==> flow/design.v <==
typedef struct packed { logic req; logic [2:0] req_id; logic req_type; logic [63:0] req_data1; logic [63:0] req_data2;} req_pkt_type;
typedef struct packed { logic rsp; logic [2:0] rsp_id; logic [63:0] rsp_data;} rsp_pkt_type;
module execution_unit (
input logic clk,
input logic rst_b,
input logic req,
input logic [2:0] req_id,
input logic req_type,
input logic [63:0] req_data1,
input logic [63:0] req_data2,
output logic fifo_full,
output logic rsp,
output logic [2:0] rsp_id,
output logic [63:0] rsp_data );
req_pkt_type input_req;
rsp_pkt_type output_rsp;
assign input_req = {req, req_id, req_type, req_data1, req_data2};
assign rsp = output_rsp.rsp;
assign rsp_id = output_rsp.rsp_id;
assign rsp_data = output_rsp.rsp_data;
logic write_in, read;
req_pkt_type output_req;
logic mul_req, mul_rsp, mul_grant, mul_free;
logic [2:0] mul_req_id, mul_rsp_id;
logic [63:0] mul_rsp_data;
logic add_req, add_rsp, add_grant, add_free;
logic [2:0] add_req_id, add_rsp_id;
logic [63:0] add_rsp_data;
logic [1:0] rr_req;
logic [1:0] rr_grant;
assign write_in = input_req.req;
inp_fifo i_inp_fifo(.clk(clk), .rst_b(rst_b), .write_in(write_in), .read(read), .input_req(input_req), .output_req(output_req), .fifo_full(fifo_full));
assign read = output_req.req && (mul_req || add_req);
assign mul_req = output_req.req && (output_req.req_type == 1'b1) && mul_free;
mul i_mul (
.clk(clk), .rst_b(rst_b), 
.mul_req(mul_req),
.mul_req_id(output_req.req_id),
.mul_data1(output_req.req_data1),
.mul_data2(output_req.req_data2),
.grant(mul_grant),
.mul_rsp(mul_rsp),
.mul_rsp_id(mul_rsp_id),
.mul_rsp_data(mul_rsp_data),
.mul_free(mul_free)
);
assign add_req = output_req.req && (output_req.req_type == 1'b0) && add_free;
add i_add (
.clk(clk), .rst_b(rst_b), 
.add_req(add_req),
.add_req_id(output_req.req_id),
.add_data1(output_req.req_data1),
.add_data2(output_req.req_data2),
.grant(add_grant),
.add_rsp(add_rsp),
.add_rsp_id(add_rsp_id),
.add_rsp_data(add_rsp_data),
.add_free(add_free)
);
assign rr_req = {mul_rsp, add_rsp};
assign mul_grant = rr_grant[1];
assign add_grant = rr_grant[0];
assign rr_grant = {rr_req[1], rr_req[0] & ~rr_req[1]};
assign output_rsp.rsp = |rr_grant;
assign output_rsp.rsp_id = rr_grant[1] ? mul_rsp_id : rr_grant[0] ? add_rsp_id : '0;
assign output_rsp.rsp_data = rr_grant[1] ? mul_rsp_data : rr_grant[0] ? add_rsp_data : '0;
endmodule
module inp_fifo #(parameter DEPTH = 4, PTR_WIDTH = $clog2(DEPTH))
(
   input  logic   clk,
   input  logic   rst_b,
   input logic    write_in, 
   input logic    read, 
   input req_pkt_type input_req,  
   output req_pkt_type output_req,  
   output logic fifo_full   
);
logic fifo_empty;
logic [DEPTH-1:0][132:0] fifo_mem;  
logic [PTR_WIDTH-1 : 0] rd_ptr;
logic [PTR_WIDTH-1 : 0] wr_ptr;
logic [PTR_WIDTH : 0] count;
always_ff @(posedge clk or negedge rst_b)
begin
   if(~rst_b) begin
      wr_ptr     <= '0;       
      rd_ptr     <= '0;      
      count <= '0;
      fifo_mem <= '0;
   end else begin
   if(read) begin
         rd_ptr <= rd_ptr + 1'b1;                          
   end  
   if(write_in) begin
         fifo_mem[wr_ptr] <= input_req;              
         wr_ptr <= wr_ptr + 1'b1;           
   end
   if(read && !write_in) begin
	  count <= count - 1;
   end   
   else if(write_in && !read) begin
	  count <= count + 1;
   end   
   end
end   
assign output_req = !fifo_empty ? fifo_mem[rd_ptr] : '0;
assign fifo_empty = (count == 0) ? 1'b1 : 1'b0;                            
assign fifo_full = (count == DEPTH) ? 1'b1 : 1'b0;
endmodule
module add (
    input logic clk,
	input logic rst_b,
    input logic add_req,
	input logic [2:0] add_req_id,
	input logic [63:0] add_data1,
	input logic [63:0] add_data2,
	input logic grant,
	output logic add_rsp,
	output logic [2:0] add_rsp_id,
	output logic [63:0] add_rsp_data,
	output logic add_free
);
logic add_req_q;
logic [2:0] add_req_id_q;
logic [63:0] add_data1_q, add_data2_q;
logic add_rsp_prev;
logic [2:0] add_rsp_id_prev;
logic [64:0] add_rsp_data_prev;
always_ff @(posedge clk or negedge rst_b) begin
    if(!rst_b) begin
	    add_free <= 1'b1;
		add_rsp <= '0;
		add_rsp_id <= '0;
		add_rsp_data <= '0;
		add_rsp_prev <= '0;
		add_req_q <= '0;
	end else 
	begin
	    if(add_req) add_free <= 1'b0;
	    add_req_q <= add_req;
		add_req_id_q <= add_req_id;
		add_data1_q <= add_data1;
		add_data2_q <= add_data2;
		add_rsp_prev <= add_req_q;
		add_rsp_id_prev <= add_req_id_q;
		add_rsp_data_prev <= (add_data1_q + add_data2_q);
		if(grant) begin
		    add_free <= 1'b1;
			add_rsp <= 0;
			add_rsp_id <= '0;
			add_rsp_data <= '0;
		end else begin
			if(add_rsp_prev) begin
				add_rsp <= 1'b1;
				add_rsp_id <= add_rsp_id_prev;
				add_rsp_data <= add_rsp_data_prev[63:0];
			end
		end	
    end
end
endmodule
module mul (
    input logic clk,
	input logic rst_b,
    input logic mul_req,
	input logic [2:0] mul_req_id,
	input logic [63:0] mul_data1,
	input logic [63:0] mul_data2,
	input logic grant,
	output logic mul_rsp,
	output logic [2:0] mul_rsp_id,
	output logic [63:0] mul_rsp_data,
	output logic mul_free
);
logic mul_req_q;
logic [2:0] mul_req_id_q;
logic [63:0] mul_data1_q, mul_data2_q;
logic mul_req_q2;
logic [2:0] mul_req_id_q2;
logic [63:0] mul_data1_q2, mul_data2_q2;
logic mul_rsp_prev;
logic [2:0] mul_rsp_id_prev;
logic [128:0] mul_rsp_data_prev;
always_ff @(posedge clk or negedge rst_b) begin
    if(!rst_b) begin
	    mul_free <= 1'b1;
		mul_req_q <= '0;
		mul_req_q2 <= '0;
		mul_rsp <= '0;
		mul_rsp_id <= '0;
		mul_rsp_data <= '0;
		mul_rsp_prev <= '0;
	end else begin
	    if(mul_req) mul_free <= 1'b0;
	    mul_req_q <= mul_req;
		mul_req_id_q <= mul_req_id;
		mul_data1_q <= mul_data1;
		mul_data2_q <= mul_data2;
		mul_req_q2 <= mul_req_q;
		mul_req_id_q2 <= mul_req_id_q;
		mul_data1_q2 <= mul_data1_q;
		mul_data2_q2 <= mul_data2_q;
		mul_rsp_prev <= mul_req_q2;
		mul_rsp_id_prev <= mul_req_id_q2;
		mul_rsp_data_prev <= (mul_data1_q2 * mul_data2_q2);
		if(grant) begin
		    mul_free <= 1'b1;
			mul_rsp <= 0;
			mul_rsp_id <= '0;
			mul_rsp_data <= '0;
		end else begin
			if(mul_rsp_prev) begin
				mul_rsp <= 1'b1;
				mul_rsp_id <= mul_rsp_id_prev;
				mul_rsp_data <= mul_rsp_data_prev[63:0];
			end
		end	
    end
end
endmodule
Step by step through the tools: execution_unit --
Tool output for the design above, in the order of the flow. Lines are those of the file above, counted from 1. Operators carry their Yosys type and port widths (W data, S select, Z words). Library cell names are shortened. Not given: -
Design: design top execution_unit, clock port clk, standard-cell library sky130hd, library corner tt_025C_1v80

Elaborated design --
Counts by Yosys on the flattened word-level netlist (proc, flatten, opt, wreduce; memories kept). Register bits leave out memories and registers merged into their read ports (data or address). Print and check cells are left out. Cells with the same type and inputs are merged into one.
Operators by class: mux-type cells 25, $mul 3, reduce/logical cells 17, $add $sub $neg 6, shifts and indexed selects 3, bitwise operators 6, equality and inequality tests 1
Operators by type and width (number):
- $mul A64 B64 Y64 | 1
- $shift A133 B33 Y532 | 1
- $shift A133 B33 Y532 const A | 1
- $shiftx A532 B32 Y133 | 1
- $and A532 B532 Y532 | 1
- $or A532 B532 Y532 | 1
- $not A532 Y532 | 1
- $mux W64 | 6
- $mux W133 | 1
- $add A64 B64 Y64 | 1
- $mul A2 B8 Y10 const B | 2
- $neg A32 Y33 | 1
- $mux W3 | 8
- $reduce_bool A2 Y1 | 5
- $mux W1 | 10
- $logic_and A1 B1 Y1 | 7
- $add A2 B1 Y2 const B | 2
- $add A3 B1 Y3 const B | 1
- $sub A3 B1 Y3 const B | 1
- $eq A3 B3 Y1 const B | 1
- $logic_not A3 Y1 | 1
- $not A1 Y1 | 2
- $logic_not A1 Y1 | 2
- $reduce_or A2 Y1 | 1
- $and A1 B1 Y1 | 1
- $logic_or A1 B1 Y1 | 1
Bit counts: register bits 1075, bits of input ports 135, cells after elaboration 87

Logic depth --
Yosys ltp: most cells in a row. Word level: on the elaborated netlist, between registers, memories and ports. Mapped: between sequential cells and ports; inverters and the memories' decode and read muxes count.
Logic depth: depth in word-level cells 12, ABC_AREA 0, gate-level depth with buffers 34, depth with buffers taken out 31

After synthesis --
Yosys stat after the flow's synthesis: flattened, memories mapped to cells. It holds for the ABC_AREA given above (unset counts as 0); a run with the other value may have another netlist. Totals and module areas in this step are rounded.
Synthesis totals: buffers 662, cell area after synthesis 108000 um2, standard cells after synthesis 10087, flip-flops 1075
Cell types:
- fa_1 | number 1833, area in all 3.67E+04 um2
- dfrtp_1 | number 680, area in all 1.7E+04 um2
- edfxtp_1 | number 393, area in all 1.18E+04 um2
- inv_1 | number 1938, area in all 7.27E+03 um2
- and2_1 | number 941, area in all 5.89E+03 um2
- a22o_1 | number 596, area in all 5.22E+03 um2
- ha_1 | number 379, area in all 4.74E+03 um2
- nand2_1 | number 1246, area in all 4.68E+03 um2
- mux4_2 | number 133, area in all 3E+03 um2
- clkbuf_1 | number 620, area in all 2.33E+03 um2
- xnor2_1 | number 187, area in all 1.64E+03 um2
- mux2i_1 | number 136, area in all 1.36E+03 um2
- nor2b_1 | number 149, area in all 932.144 um2
- nor2_1 | number 200, area in all 750.72 um2
- a21oi_1 | number 134, area in all 670.643 um2
- xor2_1 | number 56, area in all 490.47 um2
- a21o_1 | number 51, area in all 382.867 um2
- o21ai_0 | number 64, area in all 320.307 um2
Not listed: further types 56, cells in them 351. The figures by module come from a second, unflattened synthesis with its own total; it is not the netlist above.
Unflattened totals: cells (unflattened synthesis) 10241, area (unflattened synthesis) 112000 um2
Each row is one instance without its submodules.
By module:
- mul | cells 7622, area 75900 um2, instances 1
- inp_fifo | cells 1533, area 23000 um2, instances 1
- add | cells 997, area 12700 um2, instances 1
- execution_unit | cells 89, area 733 um2, instances 1

Path before layout --
OpenSTA on the mapped netlist: ideal clock, no wires. The path of least setup slack (recovery checks aside). Input and output delay are each 20% of the period. Register names are those of the netlist, which keeps one name where synthesis merged equal registers.
Path post-synthesis: kind reg-to-reg, start reg i_mul.mul_data2_q2[4], end reg i_mul.mul_rsp_data_prev[61], stages on the path 31, path delay 8474 ps, period 10000 ps, arrival 8216 ps, path slack 1527 ps, required time 9742 ps, period reached after synthesis 8473 ps
"path delay" is the arrival time less input delay plus setup time. "stages on the path": output pins that drive a net of the path, with the launching flip-flop's if there is one; two outputs of one cell count as two. "period reached after synthesis" is the clock period less the worst setup slack; recovery checks do not enter. This is arithmetic on one report: input and output delays are still those of the set period (20% each). The rows between start and end are the longest chain of elaborated cells between them; the timing report does not say that the signal goes this way. Where chains are equally long, one stands for them. A line is the first line of the expression or statement that the cell stems from. Yosys adds cells for indexed reads and writes and turns some case tables into memories.
On the way, post-synthesis: cells stage by stage edfxtp_1 -> clkbuf_1 -> clkbuf_1 -> nand2_1 -> fa_1 -> fa_1 -> inv_1 -> fa_1 -> fa_1 -> fa_1 -> inv_1 -> fa_1 -> inv_1 -> fa_1 -> fa_1 -> fa_1 -> inv_1 -> fa_1 -> inv_1 -> ha_1 -> clkbuf_1 -> a21o_1 -> a211oi_1 -> a211o_1 -> a21oi_1 -> nor2b_1 -> a41oi_1 -> a211o_1 -> a31o_2 -> a21oi_1 -> xnor2_1, cells in the longest elaborated chain 1
Ends and longest elaborated chain, post-synthesis:
- from (decl) | line 180 | logic [63:0] mul_data1_q2, mul_data2_q2;
- from (assign) | line 202 | mul_data2_q2 <= mul_data2_q;
- $mul A64 B64 Y64 | line 205 | mul_rsp_data_prev <= (mul_data1_q2 * mul_data2_q2);
- to (assign) | line 205
- to (decl) | line 183 | logic [128:0] mul_rsp_data_prev;

Timing after layout --
From the final timing report of flow run 1: the path of least setup slack in the routed layout; clock arrival at registers is part of the times. The report prints the path's times to 10 ps; the period is as set.
Path post-layout: kind reg-to-reg, start reg i_mul.mul_data2_q2[25], end reg i_mul.mul_rsp_data_prev[60], stages on the path 29, arrival 9980 ps, period 9790 ps, required time 10350 ps, path slack 370 ps
The rows between start and end are the longest chain of elaborated cells between them; the timing report does not say that the signal goes this way. Where chains are equally long, one stands for them.
On the way, post-layout: cells stage by stage edfxtp_1 -> buf_4 -> buf_4 -> nand2_1 -> fa_1 -> inv_1 -> fa_1 -> inv_1 -> fa_1 -> inv_1 -> fa_1 -> inv_1 -> fa_1 -> inv_1 -> fa_1 -> fa_1 -> inv_1 -> fa_1 -> fa_1 -> fa_1 -> inv_1 -> ha_1 -> and3_1 -> and3_2 -> and3_1 -> a22oi_4 -> a211oi_2 -> or2_4 -> o311ai_2, cells in the longest elaborated chain 1
Ends and longest elaborated chain, post-layout:
- from (decl) | line 180 | logic [63:0] mul_data1_q2, mul_data2_q2;
- from (assign) | line 202 | mul_data2_q2 <= mul_data2_q;
- $mul A64 B64 Y64 | line 205 | mul_rsp_data_prev <= (mul_data1_q2 * mul_data2_q2);
- to (assign) | line 205
- to (decl) | line 183 | logic [128:0] mul_rsp_data_prev;

# Flow runs of execution_unit

4 stored runs of execution_unit in the flow (synthesis by Yosys, layout by OpenROAD, sky130hd cells), in arbitrary order. Constraints: input delay and output delay 20% of the set period each, output load 0.01 pF.
"achieved clock period" = clock period - worst setup slack. The figure is calculated, with input and output delays left at 20% of the set period.
"time on the worst setup path" = time allowed to the worst setup path (clock period - input delay - output delay, where it has them) - its slack; a late launch clock adds to it, a late capture clock takes from it.
"time on the worst setup path" is known to 10 ps.
Measured values are rounded.

* Flow run 1 | settings: SETUP_SLACK_MARGIN 0.06; period_ns 9.79; CAP_MARGIN 20; CORE_MARGIN 2; CORE_UTILIZATION 40; SLEW_MARGIN 20 | results: achieved clock period 9419 ps; area of the standard cells in the finished layout 118000 um2; post-synthesis cell area 108000 um2; die size 273000 um2; total negative slack 0 ps; setup slack of the worst path 371 ps; worst hold slack in the final report 353 ps; utilization 44.0%; time on the worst setup path 9420 ps; worst path kind reg-to-reg
* Flow run 2 | settings: ABC_AREA 1; CORE_UTILIZATION 61; CTS_CLUSTER_SIZE 37; GPL_ROUTABILITY_DRIVEN 1; MAX_ROUTING_LAYER met4; PLACE_DENSITY_LB_ADDON 0.03; SETUP_SLACK_MARGIN 1.12; TNS_END_PERCENT 55; period_ns 7.27; CAP_MARGIN 20; CORE_MARGIN 2; SLEW_MARGIN 20 | results: achieved clock period 8310 ps; area of the standard cells in the finished layout 130000 um2; post-synthesis cell area 112000 um2; die size 187000 um2; total negative slack -34900 ps; setup slack of the worst path -1040 ps; worst hold slack in the final report 359 ps; utilization 71.3%; time on the worst setup path 8310 ps; worst path kind reg-to-reg
* Flow run 3 | settings: ABC_AREA 1; CAP_MARGIN 5; CELL_PAD_IN_SITES_DETAIL_PLACEMENT 2; CELL_PAD_IN_SITES_GLOBAL_PLACEMENT 3; CORE_MARGIN 4; CORE_UTILIZATION 23; CTS_CLUSTER_SIZE 69; GPL_ROUTABILITY_DRIVEN 0; MAX_ROUTING_LAYER met5; MIN_ROUTING_LAYER met2; SETUP_SLACK_MARGIN 1.56; TNS_END_PERCENT 55; period_ns 17.3; SLEW_MARGIN 20 | results: achieved clock period 10065 ps; area of the standard cells in the finished layout 126000 um2; post-synthesis cell area 112000 um2; die size 498000 um2; total negative slack 0 ps; setup slack of the worst path 7230 ps; worst hold slack in the final report 350 ps; utilization 26.0%; time on the worst setup path 10070 ps; worst path kind reg-to-reg
* Flow run 4 | settings: ABC_AREA 1; CAP_MARGIN 20; CELL_PAD_IN_SITES_DETAIL_PLACEMENT 2; CELL_PAD_IN_SITES_GLOBAL_PLACEMENT 3; CORE_MARGIN 4; CORE_UTILIZATION 23; CTS_CLUSTER_DIAMETER 220; CTS_CLUSTER_SIZE 69; GPL_ROUTABILITY_DRIVEN 0; MAX_ROUTING_LAYER met5; MIN_ROUTING_LAYER met2; SETUP_SLACK_MARGIN 1.56; TNS_END_PERCENT 55; period_ns 17.3; SLEW_MARGIN 20 | results: achieved clock period 10059 ps; area of the standard cells in the finished layout 122000 um2; post-synthesis cell area 112000 um2; die size 498000 um2; total negative slack 0 ps; setup slack of the worst path 7240 ps; worst hold slack in the final report 384 ps; utilization 25.3%; time on the worst setup path 10060 ps; worst path kind reg-to-reg
